==> flow/design.v <==
 `timescale 1ns / 1ps
module TIA(A,  
			Din,  
			Dout,  
			CS_n,  
			CS,  
			R_W_n,  
			RDY,  
			MASTERCLK,  
			BUS_EN,  
			idump_in,  
			Ilatch,  
			HSYNC,  
			HBLANK,  
			VSYNC,  
			VBLANK,  
			COLOROUT,  
			RES_n,  
			audv0,  
			audv1);  
   input [5:0] A;
   input [7:0] Din;
   output [7:0] Dout;
   input [2:0] 	CS_n;
   input 	CS;
   input 	R_W_n;
   output 	RDY;
   input 	MASTERCLK;
   input 	BUS_EN;
   input [1:0] 	Ilatch; 			 
   input [3:0] 	idump_in; 		 
   output 	HSYNC, HBLANK;
   output 	VSYNC, VBLANK;
   output [7:0] COLOROUT;
   input wire	RES_n;
   output reg [3:0] audv0, audv1;
   reg [7:0] 	Dout;
   wire 	HSYNC;
   reg 		VSYNC, VBLANK;
   reg [7:0] 	hCount;
   reg [3:0] 	hCountReset;
   reg clk_30;
   reg [7:0] clk_30_count;
   wire [3:0] Idump;
   wire [1:0] latchedInputsValue;
   reg 	      inputLatchEnabled, inputLatchReset;
   reg [1:0]  latchedInputs;
   always @(posedge MASTERCLK  )  
   begin
		if (~RES_n) begin
			hCount <= 8'd0;
			hCountReset[3:1] <= 3'd0;
			clk_30 <= 0;
			clk_30_count <= 0;
			latchedInputs <= 2'b11;
		end
		else begin
			if (inputLatchReset)
				 latchedInputs <= 2'b11;
			 else
				 latchedInputs <= latchedInputs & Ilatch;
			if (clk_30_count == 57) begin
				 clk_30 <= ~clk_30;
				 clk_30_count <= 0;
			 end else begin
				 clk_30_count <= clk_30_count + 1;
			 end
	 		 if ((hCountReset[3]) ||(hCount == 8'd227))			 
			    hCount <= 8'd0;
			 else
				 hCount <= hCount + 8'd1;
			 hCountReset[3:1] <= hCountReset[2:0];
		end
   end  
   assign HSYNC = (hCount >= 8'd20) && (hCount <  8'd36);
   assign HBLANK = (hCount < 8'd68);
   reg [7:0] player0Pos, r_player0Pos, player1Pos, r_player1Pos, missile0Pos, missile1Pos, ballPos;
   reg [4:0] player0Size, player1Size;
   reg [7:0] player0Color, player1Color, ballColor, pfColor, bgColor;
   reg [3:0] player0Motion, player1Motion, missile0Motion, missile1Motion,
				 ballMotion;
   reg 	     missile0Enable, missile1Enable, ballEnable, R_ballEnable;
   reg [1:0] ballSize;
   reg [19:0] pfGraphic, r_pfGraphic;
   reg [7:0]  player0Graphic, player1Graphic;
   reg [7:0]  R_player0Graphic, R_player1Graphic;
   reg 	      pfReflect, player0Reflect, player1Reflect;
   reg 	      prioCtrl;
   reg 	      pfColorCtrl;
   reg [14:0] collisionLatch;
   reg 	      missile0Lock, missile1Lock;
   reg 	      player0VertDelay, player1VertDelay, ballVertDelay;
   reg [3:0]  audc0, audc1;
   reg [4:0]  audf0, audf1;
   wire [7:0] pixelNum;
	assign pixelNum = (hCount >= 8'd68) ? (hCount - 8'd68) : 8'd227;
   wire [5:0] pfPixelNum;
   wire       pfPixelOn, pfLeftPixelVal, pfRightPixelVal;
   assign pfPixelNum = pixelNum[7:2];							 
   wire [63:0] pfGraphicExt = {44'd0, pfGraphic};	 
   assign pfLeftPixelVal  = pfGraphicExt[pfPixelNum];
   assign pfRightPixelVal = (pfReflect == 1'b0) ? pfGraphicExt[pfPixelNum - 6'd20]:
										pfGraphicExt[6'd39 - pfPixelNum];
   assign pfPixelOn = (pfPixelNum < 6'd20)? pfLeftPixelVal : pfRightPixelVal;
   wire       pl0PixelOn;
   wire [7:0] pl0Mask, pl0MaskDel;
	reg  [7:0] player0Gfx_2clk;							 
	reg        HBLANKdelay;
	assign pl0MaskDel = (player0VertDelay)? R_player0Graphic : player0Gfx_2clk;
   assign pl0Mask = (!player0Reflect)? pl0MaskDel : {pl0MaskDel[0], pl0MaskDel[1],
																	  pl0MaskDel[2], pl0MaskDel[3],
																	  pl0MaskDel[4], pl0MaskDel[5],
																	  pl0MaskDel[6], pl0MaskDel[7]};
	reg [7:0] r1_player0Pos, r2_player0Pos, r3_player0Pos;
	reg [7:0] r1_player1Pos, r2_player1Pos, r3_player1Pos;
	reg pl0Reset, pl1Reset;
	always @ (posedge MASTERCLK)
	if (~RES_n) begin
		r1_player0Pos <= 0; r2_player0Pos <= 0; r3_player0Pos <= 0; r_player0Pos <= 0;
		r1_player1Pos <= 0; r2_player1Pos <= 0; r3_player1Pos <= 0; r_player1Pos <= 0;
		pfGraphic <= 0; player0Gfx_2clk <= 0;
	end
	else if (BUS_EN)
	begin
		r1_player0Pos <= player0Pos;
		r2_player0Pos <= r1_player0Pos;
		r3_player0Pos <= r2_player0Pos;
		r_player0Pos  <= r3_player0Pos;
		r1_player1Pos <= player1Pos;
		r2_player1Pos <= r1_player1Pos;
		r3_player1Pos <= r2_player1Pos;
		r_player1Pos  <= r3_player1Pos;
		pfGraphic     	 <= r_pfGraphic;
		player0Gfx_2clk <= player0Graphic;
	end
	objPlayersPixelOn objpl0 (pixelNum, r_player0Pos, player0Size[2:0], pl0Mask, pl0Reset, pl0PixelOn);
   wire       pl1PixelOn;
   wire [7:0] pl1Mask, pl1MaskDel;
   assign pl1MaskDel = (player1VertDelay)? R_player1Graphic : player1Graphic;
   assign pl1Mask = (!player1Reflect)? pl1MaskDel : {pl1MaskDel[0], pl1MaskDel[1],
																	  pl1MaskDel[2], pl1MaskDel[3],
																	  pl1MaskDel[4], pl1MaskDel[5],
																	  pl1MaskDel[6], pl1MaskDel[7]};
   objPlayersPixelOn objpl1 (pixelNum, r_player1Pos, player1Size[2:0], pl1Mask, pl1Reset, pl1PixelOn);
   wire       mis0PixelOn, mis0PixelOut;
   wire [7:0] mis0ActualPos;
   reg  [7:0] mis0Mask;
   always @*
   begin
		case(player0Size[4:3])
		  2'd0: mis0Mask <= 8'h01;
		  2'd1: mis0Mask <= 8'h03;
		  2'd2: mis0Mask <= 8'h0F;
		  2'd3: mis0Mask <= 8'hFF;
		endcase
   end  
   assign mis0ActualPos = (missile0Lock)? player0Pos : missile0Pos;
   objPixelOn objpix1 (pixelNum, mis0ActualPos, player0Size[2:0], mis0Mask, mis0PixelOut);
   assign mis0PixelOn = mis0PixelOut && missile0Enable;
   wire mis1PixelOn, mis1PixelOut;
   wire [7:0] mis1ActualPos;
   reg [7:0]  mis1Mask;
	always @*
   begin
		case(player1Size[4:3])
		  2'd0: mis1Mask <= 8'h01;
		  2'd1: mis1Mask <= 8'h03;
		  2'd2: mis1Mask <= 8'h0F;
		  2'd3: mis1Mask <= 8'hFF;
		endcase
   end   
   assign mis1ActualPos = (missile1Lock) ? player1Pos : missile1Pos;
   objPixelOn objpix4 (pixelNum, mis1ActualPos, player1Size[2:0], mis1Mask, mis1PixelOut);
   assign mis1PixelOn = mis1PixelOut  & missile1Enable;			 
   wire ballPixelOut, ballPixelOn, ballEnableDel;
   reg [7:0] ballMask  ;
   always @*
   begin
		case(ballSize)
		  2'd0: ballMask <= 8'h01;
		  2'd1: ballMask <= 8'h03;
		  2'd2: ballMask <= 8'h0F;
		  2'd3: ballMask <= 8'hFF;
		endcase
   end  
   objPixelOn objball (pixelNum, ballPos, 3'd0, ballMask, ballPixelOut);
   assign ballEnableDel = ((ballVertDelay)? R_ballEnable : ballEnable);
   assign ballPixelOn = ballPixelOut && ballEnableDel;
   reg [7:0] pfActualColor;
   always @*
   begin
		if (pfColorCtrl)
		begin
	     if (pfPixelNum < 6'd20)
	       pfActualColor <= player0Color;
	     else
	       pfActualColor <= player1Color;
		end
		else
			pfActualColor <= pfColor;
   end  
   reg [7:0] pixelColor;
   assign COLOROUT = (HBLANK || HBLANKdelay) ? 8'b0 : pixelColor;				 
   always @*
   begin
		if (!prioCtrl)
		begin
		  if (pl0PixelOn || mis0PixelOn)
				 pixelColor <= player0Color;
		  else if( ballPixelOn)		 
				 pixelColor <=  pfColor  ;			 
		  else if (pl1PixelOn || mis1PixelOn)
				 pixelColor <= player1Color;
		  else if (pfPixelOn)
				 pixelColor <= pfActualColor;
		  else
				 pixelColor <= bgColor;
		end
		else begin
			if (pfPixelOn)
			  pixelColor <= pfActualColor;
		   else if( ballPixelOn)
				 pixelColor <=  pfColor;
			else if (pl0PixelOn || mis0PixelOn)
			  pixelColor <= player0Color;
		   else if (pl1PixelOn || mis1PixelOn)
			  pixelColor <= player1Color;
		   else if( ballPixelOn)
				 pixelColor <=  pfColor;
			else
			  pixelColor <= bgColor;
		end
   end  
   wire [14:0] collisions;
   reg 	      collisionLatchReset;
   assign collisions = {pl0PixelOn && pl1PixelOn, mis0PixelOn && mis1PixelOn,
								ballPixelOn && pfPixelOn,
								mis1PixelOn && pfPixelOn, mis1PixelOn && ballPixelOn,
								mis0PixelOn && pfPixelOn, mis0PixelOn && ballPixelOn,
								pl1PixelOn && pfPixelOn, pl1PixelOn && ballPixelOn,
								pl0PixelOn && pfPixelOn, pl0PixelOn && ballPixelOn,
								mis1PixelOn && pl0PixelOn, mis1PixelOn && pl1PixelOn,
								mis0PixelOn && pl1PixelOn, mis0PixelOn && pl0PixelOn};
	always @(posedge MASTERCLK)
   begin
		if (~RES_n || collisionLatchReset)
		  collisionLatch <= 15'b000000000000000;
		else
		  collisionLatch <= collisionLatch | collisions;
   end  
   reg wSync, wSyncReset;
   always @(posedge MASTERCLK)
   begin
		if (~RES_n)
			wSync <= 1'b0;
		else if (hCount == 8'd3)
			wSync <= 1'b0;
		else if (wSyncReset && hCount > 8'd5)
			wSync <= 1'b1;
   end  
   assign RDY = ~wSync;
   assign latchedInputsValue = (inputLatchEnabled)? latchedInputs : Ilatch;
   reg inputDumpEnabled;
   assign Idump = (inputDumpEnabled)? 4'b0000 : idump_in;
   always @(posedge MASTERCLK)
   begin
		if (~RES_n) begin
			inputLatchEnabled <= 1'b0;
			inputDumpEnabled <= 1'b0;
			VSYNC <= 1'b0;
			player0Pos <= 8'd0; player1Pos <= 8'd0;
			missile0Pos <= 8'd0; missile1Pos <= 8'd0; ballPos <= 8'd0;
			player0Size <= 5'd0; player1Size <= 5'd0;
			player0Color <= 8'd0; player1Color <= 8'd0; pfColor <= 8'd0; bgColor <= 8'd0;
			pfReflect <= 1'b0; pfColorCtrl <= 1'b0; prioCtrl <= 1'b0; ballSize <= 2'd0;
			player0Reflect <= 1'b0; player1Reflect <= 1'b0;
			r_pfGraphic <= 20'd0;
			audc0 <= 4'd0; audc1 <= 4'd0; audf0 <= 5'd0; audf1 <= 5'd0;
			audv0 <= 4'd0; audv1 <= 4'd0;
			player0Graphic <= 8'd0; player1Graphic <= 8'd0;
			R_player0Graphic <= 8'd0; R_player1Graphic <= 8'd0;
			ballEnable <= 1'b0; R_ballEnable <= 1'b0;
			missile0Enable <= 1'b0; missile1Enable <= 1'b0;
			player0Motion <= 4'd0; player1Motion <= 4'd0; missile0Motion <= 4'd0;
			missile1Motion <= 4'd0; ballMotion <= 4'd0;
			player0VertDelay <= 1'b0; player1VertDelay <= 1'b0; ballVertDelay <= 1'b0;
			missile0Lock <= 1'b0; missile1Lock <= 1'b0;
			inputLatchReset <= 1'b0;
			collisionLatchReset <= 1'b0;
			hCountReset[0] <= 1'b0;
			wSyncReset <= 1'b0;
			Dout <= 8'b00000000;
			VBLANK <= 0;
			pl0Reset <= 0;
			pl1Reset <= 0;
			HBLANKdelay <= 0;
		end
		else if (!BUS_EN) begin
		end
		else if (CS && !CS_n) begin
			inputLatchReset <= ({R_W_n, A[5:0]} == 7'h01 && Din[6] && !inputLatchEnabled);
			collisionLatchReset <= ({R_W_n, A[5:0]} == 7'h2C);
			hCountReset[0] <= ({R_W_n, A[5:0]} == 7'h03);
			wSyncReset <= ({R_W_n, A[5:0]} == 7'h02) && !wSync;
			case({R_W_n, A[5:0]})
			  7'h70: 	Dout <= {collisionLatch[1:0],6'b000000};
			  7'h71: 	Dout <= {collisionLatch[3:2],6'b000000};
			  7'h72: 	Dout <= {collisionLatch[5:4],6'b000000};
			  7'h73: 	Dout <= {collisionLatch[7:6],6'b000000};
			  7'h74: 	Dout <= {collisionLatch[9:8],6'b000000};
			  7'h75: 	Dout <= {collisionLatch[11:10],6'b000000};
			  7'h76: 	Dout <= {collisionLatch[12],7'b0000000};
			  7'h77: 	Dout <= {collisionLatch[14:13],6'b000000};
			  7'h78: 	Dout <= {Idump[0], 7'b0000000};
			  7'h79: 	Dout <= {Idump[1], 7'b0000000};
			  7'h7A: 	Dout <= {Idump[2], 7'b0000000};
			  7'h7B: 	Dout <= {Idump[3], 7'b0000000};
			  7'h7C: 	Dout <= {latchedInputsValue[0], 7'b0000000};
			  7'h7D: 	Dout <= {latchedInputsValue[1], 7'b0000000};
			  7'h00: VSYNC <= Din[1];
			  7'h01: begin
					inputLatchEnabled <= Din[6];
					inputDumpEnabled <= Din[7];
					VBLANK <= Din[1];
			  end
			  7'h02:	begin
			  		pl0Reset <= 0;
					pl1Reset <= 0;
				end
			  7'h03:;
			  7'h04: player0Size <= {Din[5:4],Din[2:0]};
			  7'h05: player1Size <= {Din[5:4],Din[2:0]};
			  7'h06: player0Color <= Din;
			  7'h07: player1Color <= Din;
			  7'h08: pfColor <= Din;
			  7'h09: bgColor <= Din;
			  7'h0A: begin
					pfReflect <= Din[0];
					pfColorCtrl <= Din[1];
					prioCtrl <= Din[2];
					ballSize <= Din[5:4];
			  end
			  7'h0B: player0Reflect <= Din[3];
			  7'h0C: player1Reflect <= Din[3];
			  7'h0D: r_pfGraphic[3:0] <= Din[7:4];    
			  7'h0E: r_pfGraphic[11:4] <= {Din[0], Din[1], Din[2], Din[3], Din[4], Din[5], Din[6], Din[7]};  
			  7'h0F: r_pfGraphic[19:12] <= Din[7:0];   
			  7'h10:
			   begin
						player0Pos <= pixelNum + 2;   	 
						if( hCount <  8'd68)					 
						   player0Pos <= 0;
						pl0Reset <= 1;
			   end
			  7'h11:
			   begin
						player1Pos <= pixelNum + 2;		 
						if( hCount <  8'd68)					 
						   player1Pos <= 0;
						pl1Reset <= 1;
			   end
			  7'h12: missile0Pos <= pixelNum + 1;
			  7'h13: missile1Pos <= pixelNum + 1;
			  7'h14:
			   begin
					ballPos <= pixelNum   - 1 +  1;					 
					if( hCount <  8'd68)				 
						ballPos <= hCount - 8'd68 + 8'd2;
				end
			  7'h15: audc0 <= Din[3:0];
			  7'h16: audc1 <= Din[3:0];
			  7'h17: audf0 <= Din[4:0];
			  7'h18: audf1 <= Din[4:0];
			  7'h19: audv0 <= Din[3:0];
			  7'h1A: audv1 <= Din[3:0];
			  7'h1B: begin
					player0Graphic <= {Din[0], Din[1], Din[2], Din[3],
										  	 Din[4], Din[5], Din[6], Din[7]};
					R_player1Graphic <= player1Graphic;
			  end
			  7'h1C: begin
					player1Graphic <= {Din[0], Din[1], Din[2], Din[3],
											 Din[4], Din[5], Din[6], Din[7]};
					R_player0Graphic <= player0Graphic;
					R_ballEnable <= ballEnable;
			  end
			  7'h1D: missile0Enable <= Din[1];
			  7'h1E: missile1Enable <= Din[1];
			  7'h1F: ballEnable <= Din[1];
			  7'h20: player0Motion <= Din[7:4];
			  7'h21: player1Motion <= Din[7:4];
			  7'h22: missile0Motion <= Din[7:4];
			  7'h23: missile1Motion <= Din[7:4];
			  7'h24: ballMotion <= Din[7:4];
			  7'h25: player0VertDelay <= Din[0];
			  7'h26: player1VertDelay <= Din[0];
			  7'h27: ballVertDelay <= Din[0];
			  7'h28: missile0Lock <= Din[1];
			  7'h29: missile1Lock <= Din[1];
			  7'h2A: begin
					player0Pos <= player0Pos - {{4{player0Motion[3]}}, player0Motion[3:0]};
					player1Pos <= player1Pos - {{4{player1Motion[3]}},	player1Motion[3:0]};
					missile0Pos <= missile0Pos - {{4{missile0Motion[3]}},	missile0Motion[3:0]};
					missile1Pos <= missile1Pos - {{4{missile1Motion[3]}},	missile1Motion[3:0]};
					ballPos <= ballPos - {{4{ballMotion[3]}},ballMotion[3:0]};
					if( ballPos - {{4{ballMotion[3]}},ballMotion[3:0]} >= 8'd227)
						ballPos <= 0;
					if( HBLANK) begin
						HBLANKdelay <= 1;
					end
			  end
			  7'h2B: begin
					player0Motion <= 0;  
					player1Motion <= 0;  
					missile0Motion <= 0;  
					missile1Motion <= 0;  
					ballMotion <= 0;  
			  end
			  7'h2C:;
			  default: Dout <= 8'b00000000;
			endcase
		end  
		else begin
			inputLatchReset <= 1'b0;
			collisionLatchReset <= 1'b0;
			hCountReset[0] <= 1'b0;
			wSyncReset <= 1'b0;
			Dout <= 8'b00000000;
			if( HBLANK) begin
				pl0Reset <= 0;
				pl1Reset <= 0;
			end
			if( hCount >= (8'd68 + 8'd7)) HBLANKdelay <= 0;
		end
  end  
endmodule
module objPixelOn(pixelNum, objPos, objSize, objMask, pixelOn);
   input [7:0] pixelNum, objPos, objMask;
   input [2:0] objSize;
   output      pixelOn;
   wire [7:0]  objIndex;
   wire [8:0]  objByteIndex;
   wire        objMaskOn, objPosOn;
   reg 	       objSizeOn;
   reg [2:0]   objMaskSel;
	assign objIndex = pixelNum - objPos - 8'd1;
   assign objByteIndex = 9'b1 << (objIndex[7:3]);
   always @*
   begin
		case (objSize)
		  3'd0: objSizeOn <= (objByteIndex & 9'b00000001) != 0;
		  3'd1: objSizeOn <= (objByteIndex & 9'b00000101) != 0;		 
		  3'd2: objSizeOn <= (objByteIndex & 9'b00010001) != 0;
		  3'd3: objSizeOn <= (objByteIndex & 9'b00010101) != 0;
		  3'd4: objSizeOn <= (objByteIndex & 9'b10000001) != 0;
		  3'd5: objSizeOn <= (objByteIndex & 9'b00000011) != 0;
		  3'd6: objSizeOn <= (objByteIndex &  9'b100010001) != 0;		 
		  3'd7: objSizeOn <= (objByteIndex & 9'b00001111) != 0;
		endcase
   end  
   always @*
   begin
		case (objSize)
		  3'd5: objMaskSel <= objIndex[3:1];
		  3'd7: objMaskSel <= objIndex[4:2];
		  default: objMaskSel <= objIndex[2:0];
		endcase
   end  
   assign objMaskOn = objMask[objMaskSel];
   assign objPosOn = (pixelNum > objPos) && ({1'b0, pixelNum} <= {1'b0, objPos} + 9'd72);
   assign pixelOn = objSizeOn && objMaskOn && objPosOn;
endmodule
module objPlayersPixelOn(pixelNum, objPos, objSize, objMask, plReset, pixelOn);
   input [7:0] pixelNum, objPos, objMask;
   input [2:0] objSize;
	input  		plReset;
   output      pixelOn;
   wire [7:0]  objIndex;
   wire [8:0]  objByteIndex;
   wire        objMaskOn, objPosOn;
   reg 	       objSizeOn;
   reg [2:0]   objMaskSel;
	assign objIndex = pixelNum - objPos - 8'd1;
   assign objByteIndex = 9'b1 << (objIndex[7:3]);
   always @*
   begin
		case (objSize)
		  3'd0: objSizeOn <= (objByteIndex & 9'b00000001 & ~plReset) != 0;
		  3'd1: objSizeOn <= (plReset) ? ((objByteIndex & 9'b00000100) != 0) : ((objByteIndex & 9'b0000101) != 0);
		  3'd2: objSizeOn <= (plReset) ? ((objByteIndex & 9'b00010000) != 0) : ((objByteIndex & 9'b00010001) != 0);
		  3'd3: objSizeOn <= (plReset) ? ((objByteIndex & 9'b00010100) != 0) : ((objByteIndex & 9'b00010101) != 0);
		  3'd4: objSizeOn <= (objByteIndex & 9'b10000001 & ~plReset) != 0;
		  3'd5: objSizeOn <= (objByteIndex & 9'b00000011 & ~plReset) != 0;
		  3'd6: objSizeOn <= (plReset) ? ((objByteIndex &  9'b100010000) != 0) : ((objByteIndex &  9'b100010001) != 0);
		  3'd7: objSizeOn <= (objByteIndex & 9'b00001111 & ~plReset) != 0;
		endcase
   end  
   always @*
   begin
		case (objSize)
		  3'd5: objMaskSel <= objIndex[3:1];
		  3'd7: objMaskSel <= objIndex[4:2];
		  default: objMaskSel <= objIndex[2:0];
		endcase
   end  
   assign objMaskOn = objMask[objMaskSel];
   assign objPosOn = (pixelNum > objPos) && ({1'b0, pixelNum} <= {1'b0, objPos} + 9'd72);
   assign pixelOn = objSizeOn && objMaskOn && objPosOn;
endmodule
# ---- Reports on TIA
# Module TIA before and after one edit of its RTL, step after step.
# "orig" refers to lines of the RTL above, "edited" to lines of the edited file.
# "delta" is "edited" less "orig", of the values as shown; "change_rel_pct" is that difference over "orig", in percent.
# Library cell names are shortened.
# A cell with n/a has no value.
dict set report setup {
  top_module {TIA}
  clock {MASTERCLK}
  lib {sky130hd}
  lib_corner {tt_025C_1v80}
}

# ---- Diff
# The edit as a unified diff against the file above.
# This change comes from a script, not from a designer. The edited design behaves differently; no optimisation was intended.
# begin of diff
@@ -431,5 +431,5 @@
 				pl1Reset <= 0;
 			end
-			if( hCount >= (8'd68 + 8'd7)) HBLANKdelay <= 0;
+			if( hCount < (8'd68 + 8'd7)) HBLANKdelay <= 0;
 		end
   end  
# end of diff

# ---- Elaborated design
# Yosys after proc, flatten, opt, wreduce and memory -nomap, before mapping. Memory bits, and registers merged into a memory's read port (data or address), are not among the register bits. Print and check cells are not counted. Equal cells are merged and count once.
# item orig edited delta change_rel_pct
set op_classes {}
lappend op_classes {addsub 29 29 0 0.00}
lappend op_classes {compare 18 18 0 0.00}
lappend op_classes {n_mul 0 0 0 n/a}
lappend op_classes {muxes 71 71 0 0.00}
lappend op_classes {eq_ne 88 88 0 0.00}
lappend op_classes {bitwise 15 15 0 0.00}
lappend op_classes {shift 13 13 0 0.00}
lappend op_classes {reduce_and_logical 142 142 0 0.00}
lappend op_classes {div 0 0 0 n/a}
# op orig edited delta change_rel_pct
set op_table {}
lappend op_table {{8-bit by 7-bit greater-or-equal comparator with 1-bit output (second input constant)} 2 1 -1 -50.00}
lappend op_table {{8-bit by 7-bit less-than comparator with 1-bit output (second input constant)} 1 2 1 100.00}
# Operator kinds equal on both sides are left out: 69.
# item orig edited delta change_rel_pct
set word_totals {}
lappend word_totals {ff_bits 318 318 0 0.00}
lappend word_totals {word_cells 443 443 0 0.00}
lappend word_totals {ramBits 0 0 0 n/a}
lappend word_totals {clocked_rd_ports_x_width 0 0 0 n/a}
lappend word_totals {out_inout_bits 29 29 0 0.00}
lappend word_totals {romBits 0 0 0 n/a}
lappend word_totals {latch_bits 0 0 0 n/a}
lappend word_totals {mem_count 0 0 0 n/a}
lappend word_totals {inputBits 28 28 0 0.00}

# ---- Depth
# Yosys ltp: most cells in a row. Word level: on the elaborated netlist, between registers, memories and ports. Mapped: between sequential cells and ports; inverters and the memories' decode and read muxes count.
# item orig edited delta change_rel_pct
set logic_depth {}
lappend logic_depth {depth_word 17 17 0 0.00}
lappend logic_depth {abc_area 0 0 n/a n/a}
lappend logic_depth {depth_mapped 26 25 -1 -3.85}
lappend logic_depth {mapped_depth_nobuf 21 21 0 0.00}

# ---- After synthesis
# Yosys stat after the flow's synthesis: flattened, memories mapped to cells. It holds for the ABC_AREA given above (unset counts as 0); a run with the other value may have another netlist.
# type orig edited delta change_rel_pct
set by_type {}
lappend by_type {nand2_1 348 293 -55 -15.80}
lappend by_type {mux2i_1 160 192 32 20.00}
lappend by_type {nor2_1 149 122 -27 -18.12}
lappend by_type {nand3_1 83 109 26 31.33}
lappend by_type {a21boi_0 113 92 -21 -18.58}
lappend by_type {mux2_2 5 24 19 380.00}
lappend by_type {inv_1 119 101 -18 -15.13}
lappend by_type {nor2b_1 169 186 17 10.06}
lappend by_type {xor2_1 22 38 16 72.73}
lappend by_type {nor3_1 40 55 15 37.50}
lappend by_type {nand4_1 28 13 -15 -53.57}
lappend by_type {xnor2_1 82 69 -13 -15.85}
lappend by_type {o2111ai_1 1 13 12 1200.00}
lappend by_type {clkbuf_1 115 126 11 9.57}
lappend by_type {o21ai_1 15 6 -9 -60.00}
lappend by_type {and3_1 19 11 -8 -42.11}
lappend by_type {a311o_1 3 11 8 266.67}
lappend by_type {o22a_1 0 8 8 n/a}
# Cell types equal on both sides are left out: 22.
# Not every row of either side is listed.
# item orig edited delta change_rel_pct
set synth_totals {}
lappend synth_totals {mapped_cells 2655 2605 -50 -1.88}
lappend synth_totals {buf_cells 158 162 4 2.53}
lappend synth_totals {seq_area_mm2 0.006246 0.006246 0.000000 0.00}
lappend synth_totals {synth_area_mm2 0.0217383 0.021607 -0.0001313 -0.60}
lappend synth_totals {ffs 312 312 0 0.00}
# By module: a second synthesis without flattening, with its own total; a netlist apart from the flattened one above.
# item orig edited delta change_rel_pct
set unflattened {}
lappend unflattened {hier_cells 2635 2678 43 1.63}
lappend unflattened {hier_area_mm2 0.0215782 0.021343 -0.0002352 -1.09}
# Each row is one instance without its submodules.
# module instances area_mm2 mod_seq_area_mm2 n_cells
set by_module_orig {}
lappend by_module_orig {TIA 1 0.0165646 0.006246 1940}
lappend by_module_orig {objPixelOn 3 0.0009747 0 133}
lappend by_module_orig {objPlayersPixelOn 2 0.0010448 0 148}
# module instances area_mm2 mod_seq_area_mm2 n_cells
set by_module_edited {}
lappend by_module_edited {TIA 1 0.0163294 0.006246 1983}
lappend by_module_edited {objPixelOn 3 0.0009747 0 133}
lappend by_module_edited {objPlayersPixelOn 2 0.0010448 0 148}

# ---- Worst setup path after synthesis
# Path of least setup slack by OpenSTA after synthesis, without wires, with an ideal clock, recovery checks aside; 20% of the period is set as input and as output delay. Where synthesis merged equal registers, the netlist keeps one of their names.
# item orig edited delta change_rel_pct
set synth_timing {}
lappend synth_timing {kind {register to output} {register to output} n/a n/a}
lappend synth_timing {startpoint {reg hCount[1]} {reg hCount[2]} n/a n/a}
lappend synth_timing {endpoint {out COLOROUT[6]} {out COLOROUT[6]} n/a n/a}
lappend synth_timing {n_path_buf 5 3 -2 -40.00}
lappend synth_timing {required_time_ns 9.600 9.600 0.000 0.00}
lappend synth_timing {output_delay_ns 2.400 2.400 0.000 0.00}
lappend synth_timing {arrival_ns 5.357 5.837 0.480 8.96}
lappend synth_timing {delay_ns 5.357 5.837 0.480 8.96}
lappend synth_timing {period_ns 12.0 12.0 0.0 0.00}
lappend synth_timing {slack_ns 4.243 3.763 -0.480 n/a}
lappend synth_timing {path_stages 26 21 -5 -19.23}
lappend synth_timing {t_first_pin_ns 0.000 0.000 0.000 n/a}
lappend synth_timing {period_less_setup_slack_ns 7.757 8.237 0.480 6.19}
# "delay_ns" is the arrival time less input delay plus setup time.
# A path that ends at an output port has no setup time.
# "path_stages": output pins that drive a net of the path, with the launching flip-flop's if there is one; two outputs of one cell count as two.
# "period_less_setup_slack_ns" = period - worst setup slack (recovery checks aside). The figure is calculated, with input and output delays left at 20% of the set period.
# Between the ends stands the longest chain of elaborated cells between them, by number of cells; it is not shown to be the way that was timed. Of several equally long chains one is given.
# A line is the first line of the expression or statement that the cell stems from. Yosys adds cells for indexed reads and writes and turns some case tables into memories.
# At most two assigning lines are given for a register; there are more.
dict set report synth_between_orig {
  cell_sequence {dfxtp_1 inv_1 clkbuf_1 ha_1 and2_1 a221oi_2 buf_2 buf_2 nor2_1 inv_1 ha_1 ha_1 nand2b_1 a211oi_1 a21oi_1 o21ai_1 o21ai_1 xnor2_1 a211o_1 a31oi_1 o31a_4 or2_1 buf_6 buf_6 a311o_1 a21oi_1}
  elab_chain_len 17
}
# item line
set synth_rtl_orig {}
lappend synth_rtl_orig {{start: declaration} 40} ;# reg [7:0] hCount;
lappend synth_rtl_orig {{start: assignment} 51} ;# hCount <= 8'd0;
lappend synth_rtl_orig {{start: assignment} 71} ;# hCount <= hCount + 8'd1;
lappend synth_rtl_orig {{8-bit by 7-bit greater-or-equal comparator with 1-bit output} 96} ;# assign pixelNum = (hCount >= 8'd68) ? (hCount - 8'd68) : 8'd227;
lappend synth_rtl_orig {{8-bit two-way mux} 96}
lappend synth_rtl_orig {{8-bit subtractor} 483} ;# assign objIndex = pixelNum - objPos - 8'd1;
lappend synth_rtl_orig {{8-bit by 1-bit subtractor with 8-bit output} 483}
lappend synth_rtl_orig {{1-bit by 5-bit << shifter with 9-bit output} 484} ;# assign objByteIndex = 9'b1 << (objIndex[7:3]);
lappend synth_rtl_orig {{4-bit by 32-bit AND with 32-bit output} 495} ;# 3'd7: objSizeOn <= (objByteIndex & 9'b00001111 & ~plReset) != 0;
lappend synth_rtl_orig {{32-bit nonzero test} 495}
lappend synth_rtl_orig {{[3 not listed]} n/a}
lappend synth_rtl_orig {{1-bit logical OR} 226} ;# else if (pl1PixelOn || mis1PixelOn)
lappend synth_rtl_orig {{8-bit two-way mux} 226}
lappend synth_rtl_orig {{8-bit two-way mux} 224} ;# else if (pl0PixelOn || mis0PixelOn)
lappend synth_rtl_orig {{8-bit two-way mux} 222} ;# else if( ballPixelOn)
lappend synth_rtl_orig {{8-bit two-way mux} 220} ;# if (pfPixelOn)
lappend synth_rtl_orig {{8-bit two-way mux} 206} ;# if (!prioCtrl)
lappend synth_rtl_orig {{8-bit two-way mux} 203} ;# assign COLOROUT = (HBLANK || HBLANKdelay) ? 8'b0 : pixelColor;
lappend synth_rtl_orig {{end: declaration} 34} ;# output [7:0] COLOROUT;
dict set report synth_between_edited {
  cell_sequence {dfxtp_1 clkbuf_1 inv_1 ha_1 buf_2 xor2_1 o311ai_4 inv_2 buf_1 ha_1 and3_1 a2111oi_2 a211oi_1 or4b_1 a211o_1 a311o_1 a211oi_4 nor2_2 mux2i_1 a221o_1 a211oi_1}
  elab_chain_len 17
}
# item line
set synth_rtl_edited {}
lappend synth_rtl_edited {{start: declaration} 40} ;# reg [7:0] hCount;
lappend synth_rtl_edited {{start: assignment} 51} ;# hCount <= 8'd0;
lappend synth_rtl_edited {{start: assignment} 71} ;# hCount <= hCount + 8'd1;
lappend synth_rtl_edited {{8-bit by 7-bit greater-or-equal comparator with 1-bit output} 96} ;# assign pixelNum = (hCount >= 8'd68) ? (hCount - 8'd68) : 8'd227;
lappend synth_rtl_edited {{8-bit two-way mux} 96}
lappend synth_rtl_edited {{8-bit subtractor} 483} ;# assign objIndex = pixelNum - objPos - 8'd1;
lappend synth_rtl_edited {{8-bit by 1-bit subtractor with 8-bit output} 483}
lappend synth_rtl_edited {{1-bit by 5-bit << shifter with 9-bit output} 484} ;# assign objByteIndex = 9'b1 << (objIndex[7:3]);
lappend synth_rtl_edited {{4-bit by 32-bit AND with 32-bit output} 495} ;# 3'd7: objSizeOn <= (objByteIndex & 9'b00001111 & ~plReset) != 0;
lappend synth_rtl_edited {{32-bit nonzero test} 495}
lappend synth_rtl_edited {{[3 not listed]} n/a}
lappend synth_rtl_edited {{1-bit logical OR} 226} ;# else if (pl1PixelOn || mis1PixelOn)
lappend synth_rtl_edited {{8-bit two-way mux} 226}
lappend synth_rtl_edited {{8-bit two-way mux} 224} ;# else if (pl0PixelOn || mis0PixelOn)
lappend synth_rtl_edited {{8-bit two-way mux} 222} ;# else if( ballPixelOn)
lappend synth_rtl_edited {{8-bit two-way mux} 220} ;# if (pfPixelOn)
lappend synth_rtl_edited {{8-bit two-way mux} 206} ;# if (!prioCtrl)
lappend synth_rtl_edited {{8-bit two-way mux} 203} ;# assign COLOROUT = (HBLANK || HBLANKdelay) ? 8'b0 : pixelColor;
lappend synth_rtl_edited {{end: declaration} 34} ;# output [7:0] COLOROUT;

# ---- Timing after layout
# Path of least setup slack in the final report of the runs of pair 1 (OpenROAD, finished layout, wires in). Where an end is a register, its clock arrival counts in the times.
# item orig edited delta change_rel_pct
set layout_timing {}
lappend layout_timing {kind {register to output} {register to output} n/a n/a}
lappend layout_timing {startpoint {reg hCount[2]} {reg hCount[2]} n/a n/a}
lappend layout_timing {endpoint {out COLOROUT[3]} {out COLOROUT[3]} n/a n/a}
lappend layout_timing {arrival_ns 8.30 8.61 0.31 3.73}
lappend layout_timing {path_stages 24 23 -1 -4.17}
lappend layout_timing {required_time_ns 9.60 9.60 0.00 0.00}
lappend layout_timing {output_delay_ns 2.40 2.40 0.00 0.00}
lappend layout_timing {n_path_buf 3 2 -1 -33.33}
lappend layout_timing {t_first_pin_ns 0.55 0.56 0.01 1.82}
lappend layout_timing {period_ns 12.0 12.0 0.0 0.00}
lappend layout_timing {slack_ns 1.30 0.99 -0.31 n/a}
# Between the ends stands the longest chain of elaborated cells between them, by number of cells; it is not shown to be the way that was timed. Of several equally long chains one is given.
# At most two assigning lines are given for a register; there are more.
dict set report layout_between_orig {
  cell_sequence {dfxtp_1 buf_4 clkinv_1 ha_1 or3b_4 a221oi_2 buf_4 nor2_1 inv_1 ha_1 ha_1 o21ai_0 a31oi_1 a221o_1 nor3_2 nand2_1 o41ai_1 nand4_1 a211oi_4 or2_1 a32oi_1 o211a_1 o21ai_1 clkdlybuf4s50_1}
  elab_chain_len 17
}
# item line
set layout_rtl_orig {}
lappend layout_rtl_orig {{start: declaration} 40} ;# reg [7:0] hCount;
lappend layout_rtl_orig {{start: assignment} 51} ;# hCount <= 8'd0;
lappend layout_rtl_orig {{start: assignment} 71} ;# hCount <= hCount + 8'd1;
lappend layout_rtl_orig {{8-bit by 7-bit greater-or-equal comparator with 1-bit output} 96} ;# assign pixelNum = (hCount >= 8'd68) ? (hCount - 8'd68) : 8'd227;
lappend layout_rtl_orig {{8-bit two-way mux} 96}
lappend layout_rtl_orig {{8-bit subtractor} 483} ;# assign objIndex = pixelNum - objPos - 8'd1;
lappend layout_rtl_orig {{8-bit by 1-bit subtractor with 8-bit output} 483}
lappend layout_rtl_orig {{1-bit by 5-bit << shifter with 9-bit output} 484} ;# assign objByteIndex = 9'b1 << (objIndex[7:3]);
lappend layout_rtl_orig {{4-bit by 32-bit AND with 32-bit output} 495} ;# 3'd7: objSizeOn <= (objByteIndex & 9'b00001111 & ~plReset) != 0;
lappend layout_rtl_orig {{32-bit nonzero test} 495}
lappend layout_rtl_orig {{[3 not listed]} n/a}
lappend layout_rtl_orig {{1-bit logical OR} 226} ;# else if (pl1PixelOn || mis1PixelOn)
lappend layout_rtl_orig {{8-bit two-way mux} 226}
lappend layout_rtl_orig {{8-bit two-way mux} 224} ;# else if (pl0PixelOn || mis0PixelOn)
lappend layout_rtl_orig {{8-bit two-way mux} 222} ;# else if( ballPixelOn)
lappend layout_rtl_orig {{8-bit two-way mux} 220} ;# if (pfPixelOn)
lappend layout_rtl_orig {{8-bit two-way mux} 206} ;# if (!prioCtrl)
lappend layout_rtl_orig {{8-bit two-way mux} 203} ;# assign COLOROUT = (HBLANK || HBLANKdelay) ? 8'b0 : pixelColor;
lappend layout_rtl_orig {{end: declaration} 34} ;# output [7:0] COLOROUT;
dict set report layout_between_edited {
  cell_sequence {dfxtp_1 inv_1 ha_1 or4b_4 a22oi_4 nor2_1 inv_1 ha_1 nand2b_1 a21oi_1 a41oi_2 xnor2_1 nand3_1 a211oi_1 nand2b_1 a2111oi_0 o2111a_1 nor2_1 buf_4 nand2_1 nand3_1 a31oi_1 clkdlybuf4s50_1}
  elab_chain_len 17
}
# item line
set layout_rtl_edited {}
lappend layout_rtl_edited {{start: declaration} 40} ;# reg [7:0] hCount;
lappend layout_rtl_edited {{start: assignment} 51} ;# hCount <= 8'd0;
lappend layout_rtl_edited {{start: assignment} 71} ;# hCount <= hCount + 8'd1;
lappend layout_rtl_edited {{8-bit by 7-bit greater-or-equal comparator with 1-bit output} 96} ;# assign pixelNum = (hCount >= 8'd68) ? (hCount - 8'd68) : 8'd227;
lappend layout_rtl_edited {{8-bit two-way mux} 96}
lappend layout_rtl_edited {{8-bit subtractor} 483} ;# assign objIndex = pixelNum - objPos - 8'd1;
lappend layout_rtl_edited {{8-bit by 1-bit subtractor with 8-bit output} 483}
lappend layout_rtl_edited {{1-bit by 5-bit << shifter with 9-bit output} 484} ;# assign objByteIndex = 9'b1 << (objIndex[7:3]);
lappend layout_rtl_edited {{4-bit by 32-bit AND with 32-bit output} 495} ;# 3'd7: objSizeOn <= (objByteIndex & 9'b00001111 & ~plReset) != 0;
lappend layout_rtl_edited {{32-bit nonzero test} 495}
lappend layout_rtl_edited {{[3 not listed]} n/a}
lappend layout_rtl_edited {{1-bit logical OR} 226} ;# else if (pl1PixelOn || mis1PixelOn)
lappend layout_rtl_edited {{8-bit two-way mux} 226}
lappend layout_rtl_edited {{8-bit two-way mux} 224} ;# else if (pl0PixelOn || mis0PixelOn)
lappend layout_rtl_edited {{8-bit two-way mux} 222} ;# else if( ballPixelOn)
lappend layout_rtl_edited {{8-bit two-way mux} 220} ;# if (pfPixelOn)
lappend layout_rtl_edited {{8-bit two-way mux} 206} ;# if (!prioCtrl)
lappend layout_rtl_edited {{8-bit two-way mux} 203} ;# assign COLOROUT = (HBLANK || HBLANKdelay) ? 8'b0 : pixelColor;
lappend layout_rtl_edited {{end: declaration} 34} ;# output [7:0] COLOROUT;

# ---- Measured runs
# Both versions went through the flow (Yosys, OpenROAD) with the same settings in each pair. Constraints: input delay and output delay 20% of the set period each, output load 0.01 pF.
dict set report settings_pair_1 {
  CORE_UTILIZATION 40
  PLACE_DENSITY 0.6
  period_ns 12.0
  CAP_MARGIN 20
  CORE_MARGIN 2
  SLEW_MARGIN 20
}
# item orig edited delta change_rel_pct
set measured_pair_1 {}
lappend measured_pair_1 {fin_power_mw 2.323 2.308 -0.015 -0.65}
lappend measured_pair_1 {timing.hold.ws_ns 0.430 0.431 0.001 n/a}
lappend measured_pair_1 {final_stdcell_area_mm2 0.023968 0.0238704 -0.0000976 -0.41}
lappend measured_pair_1 {finalUtil_frac 0.445 0.445 0.000 n/a}
lappend measured_pair_1 {synthArea_mm2 0.0217383 0.021607 -0.0001313 -0.60}
lappend measured_pair_1 {setup_tns_ns 0.000 0.000 0.000 n/a}
lappend measured_pair_1 {achieved_clock_period_ns 10.701 11.008 0.307 2.87}
lappend measured_pair_1 {timing.setup.ws_ns 1.299 0.992 -0.307 n/a}
lappend measured_pair_1 {total_die_area_mm2 0.0562259 0.0558921 -0.0003338 -0.59}
dict set report settings_pair_2 {
  ABC_AREA 0
  CELL_PAD_IN_SITES_DETAIL_PLACEMENT 1
  CORE_MARGIN 3
  CORE_UTILIZATION 53
  GPL_TIMING_DRIVEN 0
  HOLD_SLACK_MARGIN 0.23
  MAX_ROUTING_LAYER {met5}
  PLACE_DENSITY 0.56
  SETUP_SLACK_MARGIN 1.91
  SLEW_MARGIN 10
  period_ns 9.08
  CAP_MARGIN 20
}
# item orig edited delta change_rel_pct
set measured_pair_2 {}
lappend measured_pair_2 {fin_power_mw 3.247 3.059 -0.188 -5.79}
lappend measured_pair_2 {timing.hold.ws_ns 0.448 0.439 -0.009 n/a}
lappend measured_pair_2 {final_stdcell_area_mm2 0.0264429 0.0256846 -0.0007583 -2.87}
lappend measured_pair_2 {finalUtil_frac 0.659 0.642 -0.017 n/a}
lappend measured_pair_2 {synthArea_mm2 0.0217383 0.021607 -0.0001313 -0.60}
lappend measured_pair_2 {setup_tns_ns -0.020 0.000 0.020 n/a}
lappend measured_pair_2 {achieved_clock_period_ns 9.100 8.164 -0.936 -10.29}
lappend measured_pair_2 {timing.setup.ws_ns -0.020 0.916 0.936 n/a}
lappend measured_pair_2 {total_die_area_mm2 0.0434827 0.0432266 -0.0002561 -0.59}
# By "achieved_clock_period_ns" is meant the clock period of the run minus its worst setup slack. This is arithmetic on one report: input and output delays are still those of the set period (20% each).
# "fin_power_mw" is the tool's figure for a default switching activity; nothing was simulated.
